==> flow/design.v <==
module S_AXI_LITE#(
		parameter integer S_AXI_LITE_SIZE = 5,
		parameter integer S_AXI_DATA_SIZE = 32 
		)(
		input S_AXI_ACLK,
		input S_AXI_ARESETN,
        input  [ 31 : 0] S_AXI_LITE_ARADDR,
        output S_AXI_LITE_ARREADY,
        input  S_AXI_LITE_ARVALID,
        output S_AXI_LITE_RVALID,
        input  S_AXI_LITE_RREADY,
        output [S_AXI_DATA_SIZE - 1: 0] S_AXI_LITE_RDATA,
        input  [ 31 : 0] S_AXI_LITE_AWADDR,
        output S_AXI_LITE_AWREADY,
        input  S_AXI_LITE_AWVALID,
        input  S_AXI_LITE_WVALID,
        output S_AXI_LITE_WREADY,
        input  [S_AXI_DATA_SIZE - 1: 0] S_AXI_LITE_WDATA,
        output S_AXI_LITE_BVALID,
        input S_AXI_LITE_BREADY
		);
		reg [S_AXI_DATA_SIZE - 1: 0] axi_reg0;
		reg [S_AXI_DATA_SIZE - 1: 0] axi_reg1;
		reg [S_AXI_DATA_SIZE - 1: 0] axi_reg2;
		reg [S_AXI_DATA_SIZE - 1: 0] axi_reg3;
		reg [S_AXI_DATA_SIZE - 1: 0] axi_reg4;
		reg [S_AXI_DATA_SIZE - 1: 0] axi_reg5;
        reg [ 31 : 0] axi_araddr ;
        reg [ 31 : 0] axi_awaddr ;
        reg [S_AXI_DATA_SIZE - 1: 0] axi_wdata;
        reg [S_AXI_DATA_SIZE - 1: 0] axi_rdata;
        reg awready;
        reg wready;
        reg awlatch;
        reg bvalid;
        reg axi_wen;
        reg axi_wack;
        reg arready;
        reg rvalid;
        reg axi_rvalid;
        assign S_AXI_LITE_AWREADY = awready;
        assign S_AXI_LITE_WREADY  = wready;
        assign S_AXI_LITE_BVALID = bvalid;
        assign S_AXI_LITE_ARREADY = arready;
        assign S_AXI_LITE_RVALID = axi_rvalid;
        assign S_AXI_LITE_RDATA = axi_rdata;
        always@(posedge S_AXI_ACLK)
          if(S_AXI_ARESETN == 'b0)
            bvalid <= 0;
          else if(S_AXI_LITE_BREADY && ~bvalid)
            bvalid <= 'b1;
          else
            bvalid <= 'b0;
        always@(posedge S_AXI_ACLK)
          if(S_AXI_ARESETN == 'b0)
            awready <= 'b0;
          else if(S_AXI_LITE_AWVALID && S_AXI_LITE_WVALID && ~awready)
            awready <= 'b1;
          else if(wready)
            awready <= 'b0;
          else
            awready <= awready;
        always@(posedge S_AXI_ACLK)
            if(S_AXI_ARESETN == 'b0)
                axi_awaddr <= 0;
            else if (awready)
                axi_awaddr <= S_AXI_LITE_AWADDR;
            else
                axi_awaddr <= axi_awaddr;
        always@(posedge S_AXI_ACLK)
          if(S_AXI_ARESETN == 'b0)
            wready <= 0;
          else if(S_AXI_LITE_WVALID && ~wready && awready)
            wready <= 'b1;
          else
            wready <= 'b0;
        always@(posedge S_AXI_ACLK)
          if(S_AXI_ARESETN == 'b0) begin
            axi_wdata <= 0;
            axi_wen <= 0;
          end else if(awready && wready) begin
            axi_wdata <= S_AXI_LITE_WDATA;
            axi_wen <= 'b1;
          end else if(axi_wen)
            axi_wen <= 'b0;
          else begin
            axi_wdata <= axi_wdata;
            axi_wen <= axi_wen;
          end
        always@(posedge S_AXI_ACLK)
          if(S_AXI_ARESETN == 'b0)begin
		    axi_reg0 <= 0;
		    axi_reg1 <= 0;
		    axi_reg2 <= 0;
		    axi_reg3 <= 0;
		    axi_reg4 <= 0;
		    axi_reg5 <= 0;
		  end else if (axi_awaddr[ S_AXI_LITE_SIZE - 1 :0] == 5'd0)begin
            if(axi_wen) begin
             axi_reg0<= axi_wdata;
             axi_wack <= 'b1;
            end else begin
             axi_reg0<= axi_reg0;
             axi_wack <= 'b0;
            end
		  end else if (axi_awaddr[ S_AXI_LITE_SIZE - 1 :0] == 5'd4)begin
            if(axi_wen) begin
             axi_reg1<= axi_wdata;
             axi_wack <= 'b1;
            end else begin
             axi_reg1<= axi_reg1;
             axi_wack <= 'b0;
            end
		  end else if (axi_awaddr[ S_AXI_LITE_SIZE - 1 :0] == 5'd8)begin
            if(axi_wen) begin
             axi_reg2<= axi_wdata;
             axi_wack <= 'b1;
            end else begin
             axi_reg2<= axi_reg2;
             axi_wack <= 'b0;
            end
		  end else if (axi_awaddr[ S_AXI_LITE_SIZE - 1 :0] == 5'd12)begin
            if(axi_wen) begin
             axi_reg3<= axi_wdata;
             axi_wack <= 'b1;
            end else begin
             axi_reg3<= axi_reg3;
             axi_wack <= 'b0;
            end
		  end else if (axi_awaddr[ S_AXI_LITE_SIZE - 1 :0] == 5'd16)begin
            if(axi_wen) begin
             axi_reg4<= axi_wdata;
             axi_wack <= 'b1;
            end else begin
             axi_reg4<= axi_reg4;
             axi_wack <= 'b0;
            end
		  end else if (axi_awaddr[ S_AXI_LITE_SIZE - 1 :0] == 5'd20)begin
            if(axi_wen) begin
             axi_reg5<= axi_wdata;
             axi_wack <= 'b1;
            end else begin
             axi_reg5<= axi_reg5;
             axi_wack <= 'b0;
            end
		  end
        always@(posedge  S_AXI_ACLK)
          if(S_AXI_ARESETN == 'b0)
            arready <= 'b0;
          else if(S_AXI_LITE_ARVALID && ~arready)
            arready <= 'b1;
          else
            arready <= 'b0;
        always@(posedge S_AXI_ACLK)
          if(S_AXI_ARESETN == 'b0)
            axi_araddr <= 0;
          else if(arready)
            axi_araddr <= S_AXI_LITE_ARADDR;
          else
            axi_araddr <= axi_araddr;
        always@(posedge  S_AXI_ACLK)
          if(S_AXI_ARESETN == 'b0)
            rvalid <= 'b0;
          else if(arready && S_AXI_LITE_RREADY && ~rvalid)
            rvalid <= 'b1;
          else
            rvalid <= 'b0;
        always@(posedge S_AXI_ACLK)
          if(S_AXI_ARESETN == 'b0)begin
            axi_rvalid <= 'b0;
            axi_rdata <= 'b0;
		  end else if(axi_araddr[ S_AXI_LITE_SIZE - 1 :0] == 5'd0)begin
            if(rvalid)begin
              axi_rdata <= axi_reg0;
              axi_rvalid <= 'b1;
            end else begin
              axi_rvalid <= 'b0;
              axi_rdata <= axi_rdata;
            end
		  end else if(axi_araddr[ S_AXI_LITE_SIZE - 1 :0] == 5'd4)begin
            if(rvalid)begin
              axi_rdata <= axi_reg1;
              axi_rvalid <= 'b1;
            end else begin
              axi_rvalid <= 'b0;
              axi_rdata <= axi_rdata;
            end
		  end else if(axi_araddr[ S_AXI_LITE_SIZE - 1 :0] == 5'd8)begin
            if(rvalid)begin
              axi_rdata <= axi_reg2;
              axi_rvalid <= 'b1;
            end else begin
              axi_rvalid <= 'b0;
              axi_rdata <= axi_rdata;
            end
		  end else if(axi_araddr[ S_AXI_LITE_SIZE - 1 :0] == 5'd12)begin
            if(rvalid)begin
              axi_rdata <= axi_reg3;
              axi_rvalid <= 'b1;
            end else begin
              axi_rvalid <= 'b0;
              axi_rdata <= axi_rdata;
            end
		  end else if(axi_araddr[ S_AXI_LITE_SIZE - 1 :0] == 5'd16)begin
            if(rvalid)begin
              axi_rdata <= axi_reg4;
              axi_rvalid <= 'b1;
            end else begin
              axi_rvalid <= 'b0;
              axi_rdata <= axi_rdata;
            end
		  end else if(axi_araddr[ S_AXI_LITE_SIZE - 1 :0] == 5'd20)begin
            if(rvalid)begin
              axi_rdata <= axi_reg5;
              axi_rvalid <= 'b1;
            end else begin
              axi_rvalid <= 'b0;
              axi_rdata <= axi_rdata;
            end
			end else begin
              axi_rvalid <= 'b0;
              axi_rdata <= axi_rdata;
            end
endmodule
Step by step through the tools: S_AXI_LITE
The steps from the RTL of S_AXI_LITE to its reports follow in flow order.
Lines are those of the file above, counted from 1.
Library cell names are shortened.
A cell with n/a has no value.

set-up
  design top = S_AXI_LITE
  clock port = S_AXI_ACLK
  standard-cell library = sky130hd
  library corner = tt_025C_1v80

After elaboration
Counts by Yosys on the flattened word-level netlist (proc, flatten, opt, wreduce; memories kept). Register bits leave out memories and registers merged into their read ports (data or address). Print and check cells are left out. Cells with the same type and inputs are merged into one.

operators by class
  add/subtract/negate cells = 0
  multiply operators = 0
  div/mod/pow operators = 0
  order comparisons = 0
  eq/ne operators = 16
  shift operators = 0
  muxes and demuxes = 26
  bitwise gates (word level) = 10
  reductions and logical operators = 20

operators by type and width
  operator                                      number
  two-way mux 32 bit                            12
  equality test 5 x 4 -> 1 bit with constant B  4
  equality test 5 bit with constant B           4
  AND reduction 7 bit                           2
  two-way mux 1 bit                             14
  inequality test 2 bit with constant B         6
  NOT 1 bit                                     10
  equality test 5 x 3 -> 1 bit with constant B  2
  logical NOT 5 bit                             2
  logical AND 1 bit                             9
  AND reduction 6 bit                           1
  nonzero test 6 bit                            1
  AND reduction 5 bit                           1
  AND reduction 4 bit                           1
  AND reduction 3 bit                           1
  AND reduction 2 bit                           1
  nonzero test 2 bit                            1

word-level totals
  flip-flop bits (word level) = 273
  bits in latches = 0
  RAM bits = 0
  memory bits (read-only) = 0
  clocked read ports x word width = 0
  memories kept = 0
  bits of input ports = 103
  output and inout bits = 37
  elaborated cells = 89

Logic depth
Depth = most cells in a row (Yosys ltp): at word level without a register or memory, in the mapped netlist without a sequential cell, where the memories' decode and read muxes count.

depth
  depth in word-level cells = 7
  ABC_AREA = 0
  gate-level depth with buffers = 7

Netlist
Yosys stat after the flow's synthesis: flattened, memories mapped to cells. It holds for the ABC_AREA given above (unset counts as 0); a run with the other value may have another netlist.
The area totals of this step are shown rounded.

mapped netlist
  cell count = 1,391
  cell area after synthesis = 11,200 sq um
  mapped flip-flops = 273

cells by type
  cell      number  area in all (sq um)
  dfxtp_1   273     5.47E+03
  nand2_1   389     1,460.15
  a21oi_1   226     1.13E+03
  mux2i_1   42      420.403
  clkbuf_1  82      307.795
  a22o_1    32      280.269
  o21ai_0   50      250.24
  a211oi_1  31      232.723
  o32ai_1   21      183.926
  buf_2     35      175.168
  nand3_1   35      175.168
  nor2_1    46      172.666
  and3_1    26      162.656
  a21boi_0  17      127.622
  o221ai_1  9       78.826
  o22a_1    9       78.826
  o211ai_1  10      75.072
  a21boi_1  5       37.536

Not listed: further types 31, cells in them 53.

Path before layout
OpenSTA on the mapped netlist: ideal clock, no wires. The path of least setup slack (recovery checks aside). Input and output delay are each 20% of the period. Register names are those of the netlist, which keeps one name where synthesis merged equal registers.

timing after synthesis
  kind = input to register
  start point = input port S_AXI_ARESETN
  end point = register axi_wdata[10]
  clock period = 4.0 ns
  arrival time = 1.869 ns
  required time = 3.940 ns
  path slack = 2.072 ns
  delay of the path = 1.129 ns
  driving pins on the path = 5
  period reached after synthesis = 1.928 ns

"delay of the path" is the arrival time less input delay plus setup time.
"driving pins on the path": output pins that drive a net of the path, with the launching flip-flop's if there is one; two outputs of one cell count as two.
"period reached after synthesis" = period - worst setup slack (recovery checks aside). The figure is calculated, with input and output delays left at 20% of the set period.
A register here has more assigning lines than the two given.

on the way, after synthesis
  path through = clkbuf_1 inv_2 a21oi_1 clkbuf_1 a22o_1

ends and longest elaborated chain, after synthesis
  item             line  text
  start, declared  6     input S_AXI_ARESETN,
  end, assigned    79    axi_wdata <= 0;
  end, assigned    87    axi_wdata <= axi_wdata;
  end, declared    30    reg [S_AXI_DATA_SIZE - 1: 0] axi_wdata;

No chain of elaborated cells between the ends is given.

Worst path after layout
Path of least setup slack in the final report of record 1 (OpenROAD, finished layout, wires in). Where an end is a register, its clock arrival counts in the times.

timing after layout
  kind = register to output
  start point = register awready
  end point = output port S_AXI_LITE_AWREADY
  clock period = 2.64 ns
  output delay = 0.53 ns
  arrival time = 1.86 ns
  required time = 2.11 ns
  path slack = 0.25 ns
  driving pins on the path = 2

A register here has more assigning lines than the two given.

on the way, after layout
  path through = dfxtp_1 clkdlybuf4s50_1
  cells in the longest elaborated chain = 0
  elaborated cells on any way between the ends = 0
  RTL lines with such cells = 0

ends and longest elaborated chain, after layout
  item             line  text
  start, declared  32    reg awready;
  start, assigned  56    awready <= 'b0;
  start, assigned  62    awready <= awready;
  end, declared    14    output S_AXI_LITE_AWREADY,

Lab notebook: S_AXI_LITE

Measured data: module S_AXI_LITE, platform sky130hd, 3 stored runs of the flow under differing settings, order arbitrary. Input and output delays are each 20% of the period that was set; the output load is 0.01 pF.
"period reached" is the run's clock period less its worst setup slack. It is reckoned from that one timing run; input and output delays stay at 20% of the period that was set.
"critical setup path time" is the time allowed to the run's worst setup path (the clock period less input and output delay, where it has them) less its slack. Clock arrival times count: a late capture clock shortens it, a late launch clock lengthens it.
"overall power" is the tool's figure for a default switching activity; nothing was simulated.
The measured numbers are rounded.
A setting shown as -- is not set for that run.

setting or result                        record 1            record 2              record 3
CAP_MARGIN                               5                   5                     35
CELL_PAD_IN_SITES_DETAIL_PLACEMENT       2                   2                     --
CELL_PAD_IN_SITES_GLOBAL_PLACEMENT       2                   1                     0
CORE_ASPECT_RATIO                        1.85                1.85                  1.31
CORE_MARGIN                              10                  10                    9
CORE_UTILIZATION                         17                  17                    34
CTS_CLUSTER_DIAMETER                     92                  271                   32
HOLD_SLACK_MARGIN                        0.03                0.03                  --
MAX_ROUTING_LAYER                        met4                met4                  met4
TNS_END_PERCENT                          85                  85                    70
period_ns                                2.64                2.64                  2.48
SLEW_MARGIN                              20                  20                    20
GPL_TIMING_DRIVEN                        --                  0                     --
PLACE_DENSITY                            --                  --                    0.42
standard-cell area after layout (sq um)  14,120              13,950                14,280
utilization after layout (%)             21.6                21.3                  44.2
synthesized cell area (sq um)            11,200              11,200                11,200
setup total negative slack (ns)          0.000               0.000                 0.000
worst setup slack after layout (ns)      0.254               0.124                 0.379
critical setup path time (ns)            1.86                2.52                  1.61
critical path kind                       register to output  register to register  register to output
final worst hold slack (ns)              0.412               0.428                 0.267
overall power (µW)                       9,267               8,633                 12,200
period reached (ns)                      2.386               2.516                 2.101
total die area (sq um)                   77,010              77,010                39,850
